==> flow/design.v <==
module yuv_to_rgb (
input            clk             ,  
input            rst_n           ,  
input            start_conversion,  
input      [7:0] y               , 
input      [7:0] u               ,
input      [7:0] v               ,
output reg [7:0] r               , 
output reg [7:0] g               , 
output reg [7:0] b               ,
output reg       pixel_ready        
);
parameter signed [15:0] C_1_402 = 16'h059C;   
parameter signed [15:0] C_0_344 = 16'h0160;   
parameter signed [15:0] C_0_714 = 16'h02DB;   
parameter signed [15:0] C_1_772 = 16'h0716;   
wire signed [15:0] y_s;
wire signed [15:0] u_s;
wire signed [15:0] v_s;
wire signed [31:0] r_temp;
wire signed [31:0] g_temp;
wire signed [31:0] b_temp;
assign y_s = y;
assign u_s = u - 128;   
assign v_s = v - 128;   
assign r_temp = y_s + ((v_s * C_1_402) >>> 10);
assign g_temp = y_s - ((u_s * C_0_344) >>> 10) - ((v_s * C_0_714) >>> 10);
assign b_temp = y_s + ((u_s * C_1_772) >>> 10);
always @(posedge clk or negedge rst_n)	
	if (~rst_n)	            r <= 8'h00; else
	if (start_conversion) begin	
		if (r_temp < 0)	    r <= 8'h00; else
		if (r_temp > 255) 	r <= 8'hFF; else
											    r <= r_temp[7:0];
	end
always @(posedge clk or negedge rst_n)	
	if (~rst_n)	            g <= 8'h00; else
	if (start_conversion) begin	
		if (g_temp < 0)	    g <= 8'h00; else
		if (g_temp > 255) 	g <= 8'hFF; else
											    g <= g_temp[7:0];
	end
always @(posedge clk or negedge rst_n)	
	if (~rst_n)	            b <= 8'h00; else
	if (start_conversion) begin	
		if (b_temp < 0)	    b <= 8'h00; else
		if (b_temp > 255) 	b <= 8'hFF; else
											    b <= b_temp[7:0];
	end
always @(posedge clk or negedge rst_n)
	if (~rst_n)     	        pixel_ready <= 1'b0; else
	if (pixel_ready)          pixel_ready <= 1'b0; else
	if (start_conversion)	    pixel_ready <= 1'b1;
endmodule
module yuv422_to_rgb (
input             pclk               ,  
input             presetn            ,  
input      [31:0] paddr              ,  
input      [31:0] pwdata             ,  
output reg [31:0] prdata             ,  
input         	  pwrite             ,  
input         	  psel               ,  
input         	  penable            , 
output            pslverr            ,  
output            pready             ,  
output reg        irq                ,  
output reg [95:0] rgb_out               
);
localparam IDLE    = 3'd0;
localparam LOAD    = 3'd1;
localparam CONVERT = 3'd2;
reg  [7:0] yuv_mem [0:7];     
reg  [7:0] y0;                
reg  [7:0] u0;                
reg  [7:0] y1;                
reg  [7:0] v0;                
reg  [7:0] y2;                
reg  [7:0] u1;                
reg  [7:0] y3;                
reg  [7:0] v1;                
wire [7:0] r0;                
wire [7:0] g0;                
wire [7:0] b0;                
wire [7:0] r1;                
wire [7:0] g1;                
wire [7:0] b1;                
wire [7:0] r2;                
wire [7:0] g2;                
wire [7:0] b2;                
wire [7:0] r3;                
wire [7:0] g3;                
wire [7:0] b3;                
reg        cnt_writes;        
reg  [2:0] state;             
reg        start_conversion;  
wire [3:0] result_ready;      
yuv_to_rgb conv0 (.clk(pclk), .rst_n(presetn), .start_conversion(start_conversion), .y(y0), .u(u0), .v(v0), .r(r0), .g(g0), .b(b0), .pixel_ready(result_ready[0]));
yuv_to_rgb conv1 (.clk(pclk), .rst_n(presetn), .start_conversion(start_conversion), .y(y1), .u(u0), .v(v0), .r(r1), .g(g1), .b(b1), .pixel_ready(result_ready[1]));
yuv_to_rgb conv2 (.clk(pclk), .rst_n(presetn), .start_conversion(start_conversion), .y(y2), .u(u1), .v(v1), .r(r2), .g(g2), .b(b2), .pixel_ready(result_ready[2]));
yuv_to_rgb conv3 (.clk(pclk), .rst_n(presetn), .start_conversion(start_conversion), .y(y3), .u(u1), .v(v1), .r(r3), .g(g3), .b(b3), .pixel_ready(result_ready[3]));
assign pready  = 1'b1;
assign pslverr = 1'b0;
always @(posedge pclk or negedge presetn)
	if (~presetn)	prdata <= 32'd0; else
	if (psel & ~penable & ~pwrite)	
		case(paddr[7:0])
			8'h20: prdata <= (state == IDLE) ? {32'hFFFFFFFF} : {32'd0};
			8'h30: prdata <= {rgb_out[95:72], 8'd0};   
			8'h34: prdata <= {rgb_out[71:48], 8'd0};   
			8'h38: prdata <= {rgb_out[47:24], 8'd0};   
			8'h3c: prdata <= {rgb_out[23:0], 8'd0};   
		endcase           
always @(posedge pclk or negedge presetn)
	if (~presetn)	                        cnt_writes <= 'd0; else
	if (psel & penable & pready & pwrite)	cnt_writes <= cnt_writes + 'd1;
always @(posedge pclk or negedge presetn)
	if (~presetn)	                                     start_conversion <= 1'b0; else
	if (start_conversion)                              start_conversion <= 1'b0; else
	if (psel & penable & pready & pwrite & cnt_writes) start_conversion <= 1'b1;
always @(posedge pclk or negedge presetn)
	if (~presetn)      	irq <= 1'b0; else
	if (irq)					  irq <= 1'b0; else
	if (&result_ready)	irq <= 1'b1;
always @(posedge pclk or negedge presetn)
	if (~presetn)	                                                  state <= IDLE; else
	case(state)
		IDLE    : if (psel & ~penable & pwrite)                       state <= LOAD;     
		LOAD    : if (psel & penable & pready & pwrite & cnt_writes)  state <= CONVERT;  
		CONVERT : if (&result_ready)                                  state <= IDLE;     
	endcase
always @(posedge pclk or negedge presetn)
	if (~presetn) begin	yuv_mem[0] <= 8'd0;
	                    yuv_mem[1] <= 8'd0;
	                    yuv_mem[2] <= 8'd0;
	                    yuv_mem[3] <= 8'd0;
	                    yuv_mem[4] <= 8'd0;
	                    yuv_mem[5] <= 8'd0;
	                    yuv_mem[6] <= 8'd0;
	                    yuv_mem[7] <= 8'd0; end else
	if (psel & pwrite & ~penable) 
		case (paddr[7:0])                               
      8'h10: begin yuv_mem[0] <= pwdata[7:0];           
									 yuv_mem[1] <= pwdata[15:8];          
									 yuv_mem[2] <= pwdata[23:16];         
									 yuv_mem[3] <= pwdata[31:24]; end     
      8'h14: begin yuv_mem[4] <= pwdata[7:0];           
                   yuv_mem[5] <= pwdata[15:8];          
                   yuv_mem[6] <= pwdata[23:16];         
                   yuv_mem[7] <= pwdata[31:24]; end     
    endcase
always @(posedge pclk or negedge presetn)
	if (~presetn)	            rgb_out <= 96'd0; else
	if (&result_ready)	      rgb_out <= {r0, g0, b0, r1, g1, b1, r2, g2, b2, r3, g3, b3};  
always @(posedge pclk or negedge presetn)
	if (~presetn)	                    y0 <= 'd0; else
	if ((state == LOAD) & cnt_writes) y0 <= yuv_mem[0];
always @(posedge pclk or negedge presetn)
	if (~presetn)	                    u0 <= 'd0; else
	if ((state == LOAD) & cnt_writes) u0 <= yuv_mem[1];
always @(posedge pclk or negedge presetn)
	if (~presetn)	                    y1 <= 'd0; else
	if ((state == LOAD) & cnt_writes) y1 <= yuv_mem[2];
always @(posedge pclk or negedge presetn)
	if (~presetn)	                    v0 <= 'd0; else
	if ((state == LOAD) & cnt_writes) v0 <= yuv_mem[3];
always @(posedge pclk or negedge presetn)
	if (~presetn)	                    y2 <= 'd0; else
	if ((state == LOAD) & cnt_writes) y2 <= yuv_mem[4];
always @(posedge pclk or negedge presetn)
	if (~presetn)	                    u1 <= 'd0; else
	if ((state == LOAD) & cnt_writes) u1 <= yuv_mem[5];
always @(posedge pclk or negedge presetn)
	if (~presetn)	                    y3 <= 'd0; else
	if ((state == LOAD) & cnt_writes) y3 <= yuv_mem[6];
always @(posedge pclk or negedge presetn)
	if (~presetn)	                    v1 <= 'd0; else
	if ((state == LOAD) & cnt_writes) v1 <= yuv_mem[7];
endmodule
# From RTL to reports: yuv422_to_rgb
# Tool output for the design above before and after an edit, in the order of the flow.
# "orig" refers to lines of the RTL above, "edited" to lines of the edited file.
# "change" is "edited" less "orig", of the values as shown; "change_rel_pct" is that difference over "orig", in percent.
# A cell with -- has no value.
[inputs]
top_module = "yuv422_to_rgb"
clk_port = "pclk"
cell_library = "sky130hd"
lib_corner = "tt_025C_1v80"

# Diff
# The edit as a unified diff against the file above.
# A script made this edit. It changes what the design does and was not meant as an optimisation.
# begin of diff
@@ -37,5 +37,5 @@
 	if (~rst_n)	            g <= 8'h00; else
 	if (start_conversion) begin	
-		if (g_temp < 0)	    g <= 8'h00; else
+		if (g_temp != 0)	    g <= 8'h00; else
 		if (g_temp > 255) 	g <= 8'hFF; else
 											    g <= g_temp[7:0];
# end of diff

# Elaborated design
# Yosys after proc, flatten, opt, wreduce and memory -nomap, before mapping. Print and check cells are not counted. Equal cells are merged and count once.
[classes]
columns = ["element", "orig", "edited", "change", "change_rel_pct"]
rows = [
  ["n_addsub", 21, 21, 0, 0.00],
  ["multipliers", 8, 8, 0, 0.00],
  ["cmp", 24, 20, -4, -16.67],
  ["equal", 12, 12, 0, 0.00],
  ["muxes", 39, 39, 0, 0.00],
  ["bitwise", 11, 11, 0, 0.00],
  ["n_reduce_logical", 8, 12, 4, 50.00],
]
[op_table]
columns = ["operator", "orig", "edited", "change", "change_rel_pct"]
rows = [
  ["< comparator 32 x 1 -> 1 bit (second input constant)", 12, 8, -4, -33.33],
  ["nonzero test 32 bit", 0, 4, 4, "--"],
  ["two-way mux 8 bit", 24, 24, 0, 0.00],
  ["greater-than comparator 32 x 9 -> 1 bit (second input constant)", 12, 12, 0, 0.00],
  ["AND 1 bit", 9, 9, 0, 0.00],
  ["two-way mux 1 bit", 9, 9, 0, 0.00],
  ["adder 9 x 11 -> 12 bit", 8, 8, 0, 0.00],
  ["== test 8 x 6 -> 1 bit (second input constant)", 5, 5, 0, 0.00],
  ["multiplier 9 x 11 -> 20 bit (second input constant)", 4, 4, 0, 0.00],
  ["subtractor 10 x 10 -> 11 bit", 4, 4, 0, 0.00],
  ["subtractor 8 x 8 -> 9 bit (second input constant)", 4, 4, 0, 0.00],
  ["subtractor 9 x 9 -> 10 bit", 4, 4, 0, 0.00],
  ["two-way mux 3 bit", 3, 3, 0, 0.00],
  ["!= test 2 bit (second input constant)", 3, 3, 0, 0.00],
  ["AND reduction 2 bit", 3, 3, 0, 0.00],
  ["== test 8 x 5 -> 1 bit (second input constant)", 2, 2, 0, 0.00],
  ["multiplier 9 x 10 -> 19 bit (second input constant)", 2, 2, 0, 0.00],
  ["multiplier 9 x 5 -> 14 bit (second input constant)", 2, 2, 0, 0.00],
  ["inverter 1 bit", 2, 2, 0, 0.00],
  ["AND reduction 4 bit", 2, 2, 0, 0.00],
  ["adder 1 bit (second input constant)", 1, 1, 0, 0.00],
  ["== test 3 x 1 -> 1 bit (second input constant)", 1, 1, 0, 0.00],
  ["== test 3 x 2 -> 1 bit (second input constant)", 1, 1, 0, 0.00],
  ["logical NOT 3 bit", 1, 1, 0, 0.00],
  ["two-way mux 32 bit", 1, 1, 0, 0.00],
  ["case mux 3 bit (select 3 bit)", 1, 1, 0, 0.00],
  ["case mux 32 bit (select 5 bit)", 1, 1, 0, 0.00],
  ["nonzero test 3 bit", 1, 1, 0, 0.00],
  ["nonzero test 5 bit", 1, 1, 0, 0.00],
]
[word_totals]
columns = ["element", "orig", "edited", "change", "change_rel_pct"]
rows = [
  ["regBits", 362, 362, 0, 0.00],
  ["input_bits", 69, 69, 0, 0.00],
]

# Logic depth
# Yosys ltp: most cells in a row. Word level: on the elaborated netlist, between registers, memories and ports. Mapped: between sequential cells and ports; inverters and the memories' decode and read muxes count.
[depth]
columns = ["element", "orig", "edited", "change", "change_rel_pct"]
rows = [
  ["word_depth", 7, 7, 0, 0.00],
  ["ABC_AREA", "0", "0", "--", "--"],
  ["ltp_mapped", 31, 31, 0, 0.00],
  ["mapped_depth_nobuf", 30, 30, 0, 0.00],
]

# After synthesis
# Source: synth_stat.txt of the flow (Yosys; design flattened, memories mapped). It holds for the ABC_AREA given above (unset counts as 0); a run with the other value may have another netlist.
[synth_totals]
columns = ["element", "orig", "edited", "change", "change_rel_pct"]
rows = [
  ["stdcells", 2765, 1928, -837, -30.27],
  ["synth_area_um2", 29633.4, 22859.4, -6774.0, -22.86],
  ["seq_area_um2", 8884.8, 8884.8, 0.0, 0.00],
  ["ffs", 355, 355, 0, 0.00],
  ["n_buf", 70, 67, -3, -4.29],
]
[types]
columns = ["type", "orig", "edited", "change", "change_rel_pct"]
rows = [
  ["sky130_fd_sc_hd__inv_1", 404, 210, -194, -48.02],
  ["sky130_fd_sc_hd__ha_1", 462, 304, -158, -34.20],
  ["sky130_fd_sc_hd__fa_1", 154, 78, -76, -49.35],
  ["sky130_fd_sc_hd__nor2_1", 145, 73, -72, -49.66],
  ["sky130_fd_sc_hd__o21ai_0", 88, 27, -61, -69.32],
  ["sky130_fd_sc_hd__nand2_1", 94, 55, -39, -41.49],
  ["sky130_fd_sc_hd__a221o_1", 2, 39, 37, 1850.00],
  ["sky130_fd_sc_hd__xor2_1", 63, 28, -35, -55.56],
  ["sky130_fd_sc_hd__xnor2_1", 90, 60, -30, -33.33],
  ["sky130_fd_sc_hd__a21o_1", 62, 32, -30, -48.39],
  ["sky130_fd_sc_hd__nor3_1", 36, 11, -25, -69.44],
  ["sky130_fd_sc_hd__o221a_2", 24, 0, -24, -100.00],
  ["sky130_fd_sc_hd__a21oi_1", 96, 78, -18, -18.75],
  ["sky130_fd_sc_hd__a311oi_1", 17, 0, -17, -100.00],
  ["sky130_fd_sc_hd__o221a_1", 0, 16, 16, "--"],
  ["sky130_fd_sc_hd__o2bb2ai_1", 16, 1, -15, -93.75],
  ["sky130_fd_sc_hd__nand2b_1", 25, 11, -14, -56.00],
  ["sky130_fd_sc_hd__a211oi_1", 16, 2, -14, -87.50],
]
# The list need not be complete.
# The figures by module come from a second, unflattened synthesis with its own total; it is not the netlist above.
[hier_totals]
columns = ["element", "orig", "edited", "change", "change_rel_pct"]
rows = [
  ["hier_cells", 4103, 2871, -1232, -30.03],
  ["area_unflattened_um2", 42087.9, 30752.0, -11335.9, -26.93],
]
# Rows give one instance, submodules left out.
[modules_orig]
columns = ["mod", "instances", "cells", "area_um2"]
rows = [
  ["yuv_to_rgb", 4, 862, 7905.1],
  ["yuv422_to_rgb", 1, 655, 10467.5],
]
[modules_edited]
columns = ["mod", "instances", "cells", "area_um2"]
rows = [
  ["yuv_to_rgb", 4, 554, 5071.1],
  ["yuv422_to_rgb", 1, 655, 10467.5],
]

# Path before layout
# Source: OpenSTA report_checks on the synthesized netlist (no wires, ideal clock, input and output delay 20% of the period each), path of least setup slack; recovery checks are left aside. Register names are those of the netlist, which keeps one name where synthesis merged equal registers.
[synth_path]
columns = ["element", "orig", "edited", "change", "change_rel_pct"]
rows = [
  ["kind", "flip-flop to flip-flop", "flip-flop to flip-flop", "--", "--"],
  ["start", "reg v1[7]", "reg v0[7]", "--", "--"],
  ["end", "reg conv2.g[0]", "reg conv1.r[0]", "--", "--"],
  ["clock_period_ns", 9.0, 9.0, 0.0, 0.00],
  ["setup_time_ns", 0.123, 0.126, 0.003, "--"],
  ["t_first_pin_ns", 0.000, 0.000, 0.000, "--"],
  ["arrival_ns", 7.139, 6.290, -0.849, -11.89],
  ["path_slack_ns", 1.739, 2.584, 0.845, "--"],
  ["path_delay_ns", 7.262, 6.416, -0.846, -11.65],
  ["path_stages", 29, 30, 1, 3.45],
  ["path_buffers", 1, 1, 0, 0.00],
  ["period_less_setup_slack_ns", 7.261, 6.416, -0.845, -11.64],
]
# "path_delay_ns" = arrival - input delay + setup time.
# "path_stages": output pins that drive a net of the path, with the launching flip-flop's if there is one; two outputs of one cell count as two.
# "period_less_setup_slack_ns" is the clock period less the worst setup slack; recovery checks do not enter. This is arithmetic on one report: input and output delays are still those of the set period (20% each).
# The rows between start and end are the longest chain of elaborated cells between them; the timing report does not say that the signal goes this way. Where chains are equally long, one stands for them.
# A line is the first line of the expression or statement that the cell stems from. Yosys adds cells for indexed reads and writes and turns some case tables into memories.
# A register here has more assigning lines than the two given.
[synth_between_orig]
path_cell_list = "sky130_fd_sc_hd__dfrtp_1 -> sky130_fd_sc_hd__clkbuf_1 -> sky130_fd_sc_hd__inv_1 -> sky130_fd_sc_hd__ha_1 -> sky130_fd_sc_hd__inv_1 -> sky130_fd_sc_hd__ha_1 -> sky130_fd_sc_hd__inv_1 -> sky130_fd_sc_hd__fa_1 -> sky130_fd_sc_hd__inv_1 -> sky130_fd_sc_hd__fa_1 -> sky130_fd_sc_hd__inv_1 -> sky130_fd_sc_hd__fa_1 -> sky130_fd_sc_hd__inv_1 -> sky130_fd_sc_hd__ha_1 -> sky130_fd_sc_hd__a21o_1 -> sky130_fd_sc_hd__a31o_1 -> sky130_fd_sc_hd__a41o_1 -> sky130_fd_sc_hd__o41a_1 -> sky130_fd_sc_hd__xor2_1 -> sky130_fd_sc_hd__fa_1 -> sky130_fd_sc_hd__inv_1 -> sky130_fd_sc_hd__ha_1 -> sky130_fd_sc_hd__or2_2 -> sky130_fd_sc_hd__a21oi_1 -> sky130_fd_sc_hd__a21oi_1 -> sky130_fd_sc_hd__or2_2 -> sky130_fd_sc_hd__a21oi_1 -> sky130_fd_sc_hd__o211ai_1 -> sky130_fd_sc_hd__o221a_2"
elab_chain_len = 6
cells_between = 7
cone_classes = "add/sub: 2; mul: 1; compare: 2; mux: 2"
[synth_rtl_orig]
columns = ["element", "line", "source"]
rows = [
  ["start: declaration", 80, "reg  [7:0] v1;"],
  ["start: assignment", 176, "if (~presetn) v1 <= 'd0; else"],
  ["start: assignment", 177, "if ((state == LOAD) & cnt_writes) v1 <= yuv_mem[7];"],
  ["subtractor 8 x 8 -> 9 bit", 25, "assign v_s = v - 128;"],
  ["multiplier 9 x 11 -> 20 bit", 27, "assign g_temp = y_s - ((u_s * C_0_344) >>> 10) - ((v_s * C_0_714) >>> 10);"],
  ["subtractor 10 x 10 -> 11 bit", 27, ""],
  ["greater-than comparator 32 x 9 -> 1 bit", 40, "if (g_temp > 255) g <= 8'hFF; else"],
  ["two-way mux 8 bit", 40, ""],
  ["two-way mux 8 bit", 39, "if (g_temp < 0) g <= 8'h00; else"],
  ["end: assignment", 39, ""],
  ["end: assignment", 41, "g <= g_temp[7:0];"],
  ["end: declaration", 9, "output reg [7:0] g               ,"],
]
[synth_between_edited]
path_cell_list = "sky130_fd_sc_hd__dfrtp_1 -> sky130_fd_sc_hd__buf_2 -> sky130_fd_sc_hd__clkinv_1 -> sky130_fd_sc_hd__ha_1 -> sky130_fd_sc_hd__inv_1 -> sky130_fd_sc_hd__ha_1 -> sky130_fd_sc_hd__inv_1 -> sky130_fd_sc_hd__fa_1 -> sky130_fd_sc_hd__inv_1 -> sky130_fd_sc_hd__fa_1 -> sky130_fd_sc_hd__inv_1 -> sky130_fd_sc_hd__fa_1 -> sky130_fd_sc_hd__inv_1 -> sky130_fd_sc_hd__ha_1 -> sky130_fd_sc_hd__a21oi_2 -> sky130_fd_sc_hd__o31ai_2 -> sky130_fd_sc_hd__a21o_1 -> sky130_fd_sc_hd__a21o_1 -> sky130_fd_sc_hd__and2_1 -> sky130_fd_sc_hd__nor2_1 -> sky130_fd_sc_hd__xnor2_1 -> sky130_fd_sc_hd__ha_1 -> sky130_fd_sc_hd__o21a_1 -> sky130_fd_sc_hd__a21o_1 -> sky130_fd_sc_hd__a31oi_1 -> sky130_fd_sc_hd__xnor2_1 -> sky130_fd_sc_hd__or3_1 -> sky130_fd_sc_hd__a21oi_1 -> sky130_fd_sc_hd__a2111oi_4 -> sky130_fd_sc_hd__a221o_1"
elab_chain_len = 6
cells_between = 7
cone_classes = "add/sub: 2; mul: 1; compare: 2; mux: 2"
[synth_rtl_edited]
columns = ["element", "line", "source"]
rows = [
  ["start: declaration", 76, "reg  [7:0] v0;"],
  ["start: assignment", 164, "if (~presetn) v0 <= 'd0; else"],
  ["start: assignment", 165, "if ((state == LOAD) & cnt_writes) v0 <= yuv_mem[3];"],
  ["subtractor 8 x 8 -> 9 bit", 25, "assign v_s = v - 128;"],
  ["multiplier 9 x 10 -> 19 bit", 26, "assign r_temp = y_s + ((v_s * C_1_402) >>> 10);"],
  ["adder 9 x 11 -> 12 bit", 26, ""],
  ["greater-than comparator 32 x 9 -> 1 bit", 33, "if (r_temp > 255) r <= 8'hFF; else"],
  ["two-way mux 8 bit", 33, ""],
  ["two-way mux 8 bit", 32, "if (r_temp < 0) r <= 8'h00; else"],
  ["end: assignment", 32, ""],
  ["end: assignment", 34, "r <= r_temp[7:0];"],
  ["end: declaration", 8, "output reg [7:0] r               ,"],
]

# Path in the finished layout
# From the final timing report of the runs of set A: the path of least setup slack in the routed layout; clock arrival at registers is part of the times.
[layout_path]
columns = ["element", "orig", "edited", "change", "change_rel_pct"]
rows = [
  ["kind", "flip-flop to flip-flop", "flip-flop to flip-flop", "--", "--"],
  ["start", "reg v1[1]", "reg v1[7]", "--", "--"],
  ["end", "reg conv2.g[3]", "reg conv2.r[6]", "--", "--"],
  ["clock_period_ns", 8.15, 8.15, 0.00, 0.00],
  ["setup_time_ns", 0.11, 0.15, 0.04, "--"],
  ["t_first_pin_ns", 0.57, 0.56, -0.01, -1.75],
  ["arrival_ns", 8.16, 7.50, -0.66, -8.09],
  ["path_slack_ns", 0.43, 1.06, 0.63, "--"],
  ["path_stages", 28, 28, 0, 0.00],
  ["path_buffers", 0, 0, 0, "--"],
]
# The rows between start and end are the longest chain of elaborated cells between them; the timing report does not say that the signal goes this way. Where chains are equally long, one stands for them.
# A register here has more assigning lines than the two given.
[layout_between_orig]
path_cell_list = "sky130_fd_sc_hd__dfrtp_1 -> sky130_fd_sc_hd__inv_1 -> sky130_fd_sc_hd__ha_1 -> sky130_fd_sc_hd__fa_1 -> sky130_fd_sc_hd__inv_1 -> sky130_fd_sc_hd__ha_1 -> sky130_fd_sc_hd__fa_1 -> sky130_fd_sc_hd__ha_1 -> sky130_fd_sc_hd__ha_1 -> sky130_fd_sc_hd__and4bb_1 -> sky130_fd_sc_hd__a31o_1 -> sky130_fd_sc_hd__a21o_1 -> sky130_fd_sc_hd__a21o_1 -> sky130_fd_sc_hd__a31o_1 -> sky130_fd_sc_hd__a41o_1 -> sky130_fd_sc_hd__o41a_1 -> sky130_fd_sc_hd__xor2_1 -> sky130_fd_sc_hd__fa_1 -> sky130_fd_sc_hd__inv_1 -> sky130_fd_sc_hd__ha_1 -> sky130_fd_sc_hd__or2_2 -> sky130_fd_sc_hd__a21oi_1 -> sky130_fd_sc_hd__a21oi_1 -> sky130_fd_sc_hd__a21o_1 -> sky130_fd_sc_hd__a21oi_1 -> sky130_fd_sc_hd__xor2_1 -> sky130_fd_sc_hd__nand2_1 -> sky130_fd_sc_hd__o221a_2"
elab_chain_len = 6
cells_between = 7
cone_classes = "add/sub: 2; mul: 1; compare: 2; mux: 2"
[layout_rtl_orig]
columns = ["element", "line", "source"]
rows = [
  ["start: declaration", 80, "reg  [7:0] v1;"],
  ["start: assignment", 176, "if (~presetn) v1 <= 'd0; else"],
  ["start: assignment", 177, "if ((state == LOAD) & cnt_writes) v1 <= yuv_mem[7];"],
  ["subtractor 8 x 8 -> 9 bit", 25, "assign v_s = v - 128;"],
  ["multiplier 9 x 11 -> 20 bit", 27, "assign g_temp = y_s - ((u_s * C_0_344) >>> 10) - ((v_s * C_0_714) >>> 10);"],
  ["subtractor 10 x 10 -> 11 bit", 27, ""],
  ["greater-than comparator 32 x 9 -> 1 bit", 40, "if (g_temp > 255) g <= 8'hFF; else"],
  ["two-way mux 8 bit", 40, ""],
  ["two-way mux 8 bit", 39, "if (g_temp < 0) g <= 8'h00; else"],
  ["end: assignment", 39, ""],
  ["end: assignment", 41, "g <= g_temp[7:0];"],
  ["end: declaration", 9, "output reg [7:0] g               ,"],
]
[layout_between_edited]
path_cell_list = "sky130_fd_sc_hd__dfrtp_1 -> sky130_fd_sc_hd__inv_1 -> sky130_fd_sc_hd__ha_1 -> sky130_fd_sc_hd__inv_1 -> sky130_fd_sc_hd__ha_1 -> sky130_fd_sc_hd__inv_1 -> sky130_fd_sc_hd__fa_1 -> sky130_fd_sc_hd__inv_1 -> sky130_fd_sc_hd__fa_1 -> sky130_fd_sc_hd__inv_1 -> sky130_fd_sc_hd__fa_1 -> sky130_fd_sc_hd__inv_1 -> sky130_fd_sc_hd__ha_1 -> sky130_fd_sc_hd__nand4_1 -> sky130_fd_sc_hd__o211ai_2 -> sky130_fd_sc_hd__nor3_1 -> sky130_fd_sc_hd__nor2_1 -> sky130_fd_sc_hd__ha_1 -> sky130_fd_sc_hd__a21o_1 -> sky130_fd_sc_hd__a21oi_1 -> sky130_fd_sc_hd__nor2b_1 -> sky130_fd_sc_hd__o21ai_1 -> sky130_fd_sc_hd__a21boi_0 -> sky130_fd_sc_hd__o21a_1 -> sky130_fd_sc_hd__o311ai_1 -> sky130_fd_sc_hd__a21oi_1 -> sky130_fd_sc_hd__o21ai_1 -> sky130_fd_sc_hd__o22ai_1"
elab_chain_len = 6
cells_between = 7
cone_classes = "add/sub: 2; mul: 1; compare: 2; mux: 2"
[layout_rtl_edited]
columns = ["element", "line", "source"]
rows = [
  ["start: declaration", 80, "reg  [7:0] v1;"],
  ["start: assignment", 176, "if (~presetn) v1 <= 'd0; else"],
  ["start: assignment", 177, "if ((state == LOAD) & cnt_writes) v1 <= yuv_mem[7];"],
  ["subtractor 8 x 8 -> 9 bit", 25, "assign v_s = v - 128;"],
  ["multiplier 9 x 10 -> 19 bit", 26, "assign r_temp = y_s + ((v_s * C_1_402) >>> 10);"],
  ["adder 9 x 11 -> 12 bit", 26, ""],
  ["greater-than comparator 32 x 9 -> 1 bit", 33, "if (r_temp > 255) r <= 8'hFF; else"],
  ["two-way mux 8 bit", 33, ""],
  ["two-way mux 8 bit", 32, "if (r_temp < 0) r <= 8'h00; else"],
  ["end: assignment", 32, ""],
  ["end: assignment", 34, "r <= r_temp[7:0];"],
  ["end: declaration", 8, "output reg [7:0] r               ,"],
]

# Layout results
# Both versions went through the flow (Yosys, OpenROAD) with the same settings in each pair. Constraints: input delay and output delay 20% of the set period each, output load 0.01 pF.
[settings_set_A]
CORE_UTILIZATION = 40
period_ns = 8.15
CAP_MARGIN = 20
CORE_MARGIN = 2
SLEW_MARGIN = 20
[measured_set_A]
columns = ["element", "orig", "edited", "change", "change_rel_pct"]
rows = [
  ["synthesis_area_um2", 29633.4, 22859.4, -6774.0, -22.86],
  ["dieArea_um2", 76275.4, 59075.7, -17199.7, -22.55],
  ["final_cell_area_um2", 33842.5, 26858.3, -6984.2, -20.64],
  ["finish.utilization_pct", 46.2, 47.5, 1.3, "--"],
  ["final_setup_ws_ns", 0.434, 1.058, 0.624, "--"],
  ["tns_ns", 0.000, 0.000, 0.000, "--"],
  ["final_hold_ws_ns", 0.426, 0.422, -0.004, "--"],
  ["power.total_w", 0.006649, 0.005296, -0.001353, -20.35],
]
[settings_set_B]
ABC_AREA = 0
CELL_PAD_IN_SITES_DETAIL_PLACEMENT = 0
CORE_UTILIZATION = 47
HOLD_SLACK_MARGIN = 0.08
MIN_ROUTING_LAYER = "met2"
PLACE_DENSITY_LB_ADDON = 0.26
TNS_END_PERCENT = 10
period_ns = 11.9
CAP_MARGIN = 20
CORE_MARGIN = 2
SLEW_MARGIN = 20
[measured_set_B]
columns = ["element", "orig", "edited", "change", "change_rel_pct"]
rows = [
  ["synthesis_area_um2", 29633.4, 22859.4, -6774.0, -22.86],
  ["dieArea_um2", 65073.5, 50418.2, -14655.3, -22.52],
  ["final_cell_area_um2", 33629.8, 26464.1, -7165.7, -21.31],
  ["finish.utilization_pct", 53.6, 55.3, 1.7, "--"],
  ["final_setup_ws_ns", 3.804, 4.289, 0.485, "--"],
  ["tns_ns", 0.000, 0.000, 0.000, "--"],
  ["final_hold_ws_ns", 0.427, 0.419, -0.008, "--"],
  ["power.total_w", 0.004671, 0.003503, -0.001168, -25.01],
]
# "power.total_w" is the tool's figure for a default switching activity; nothing was simulated.
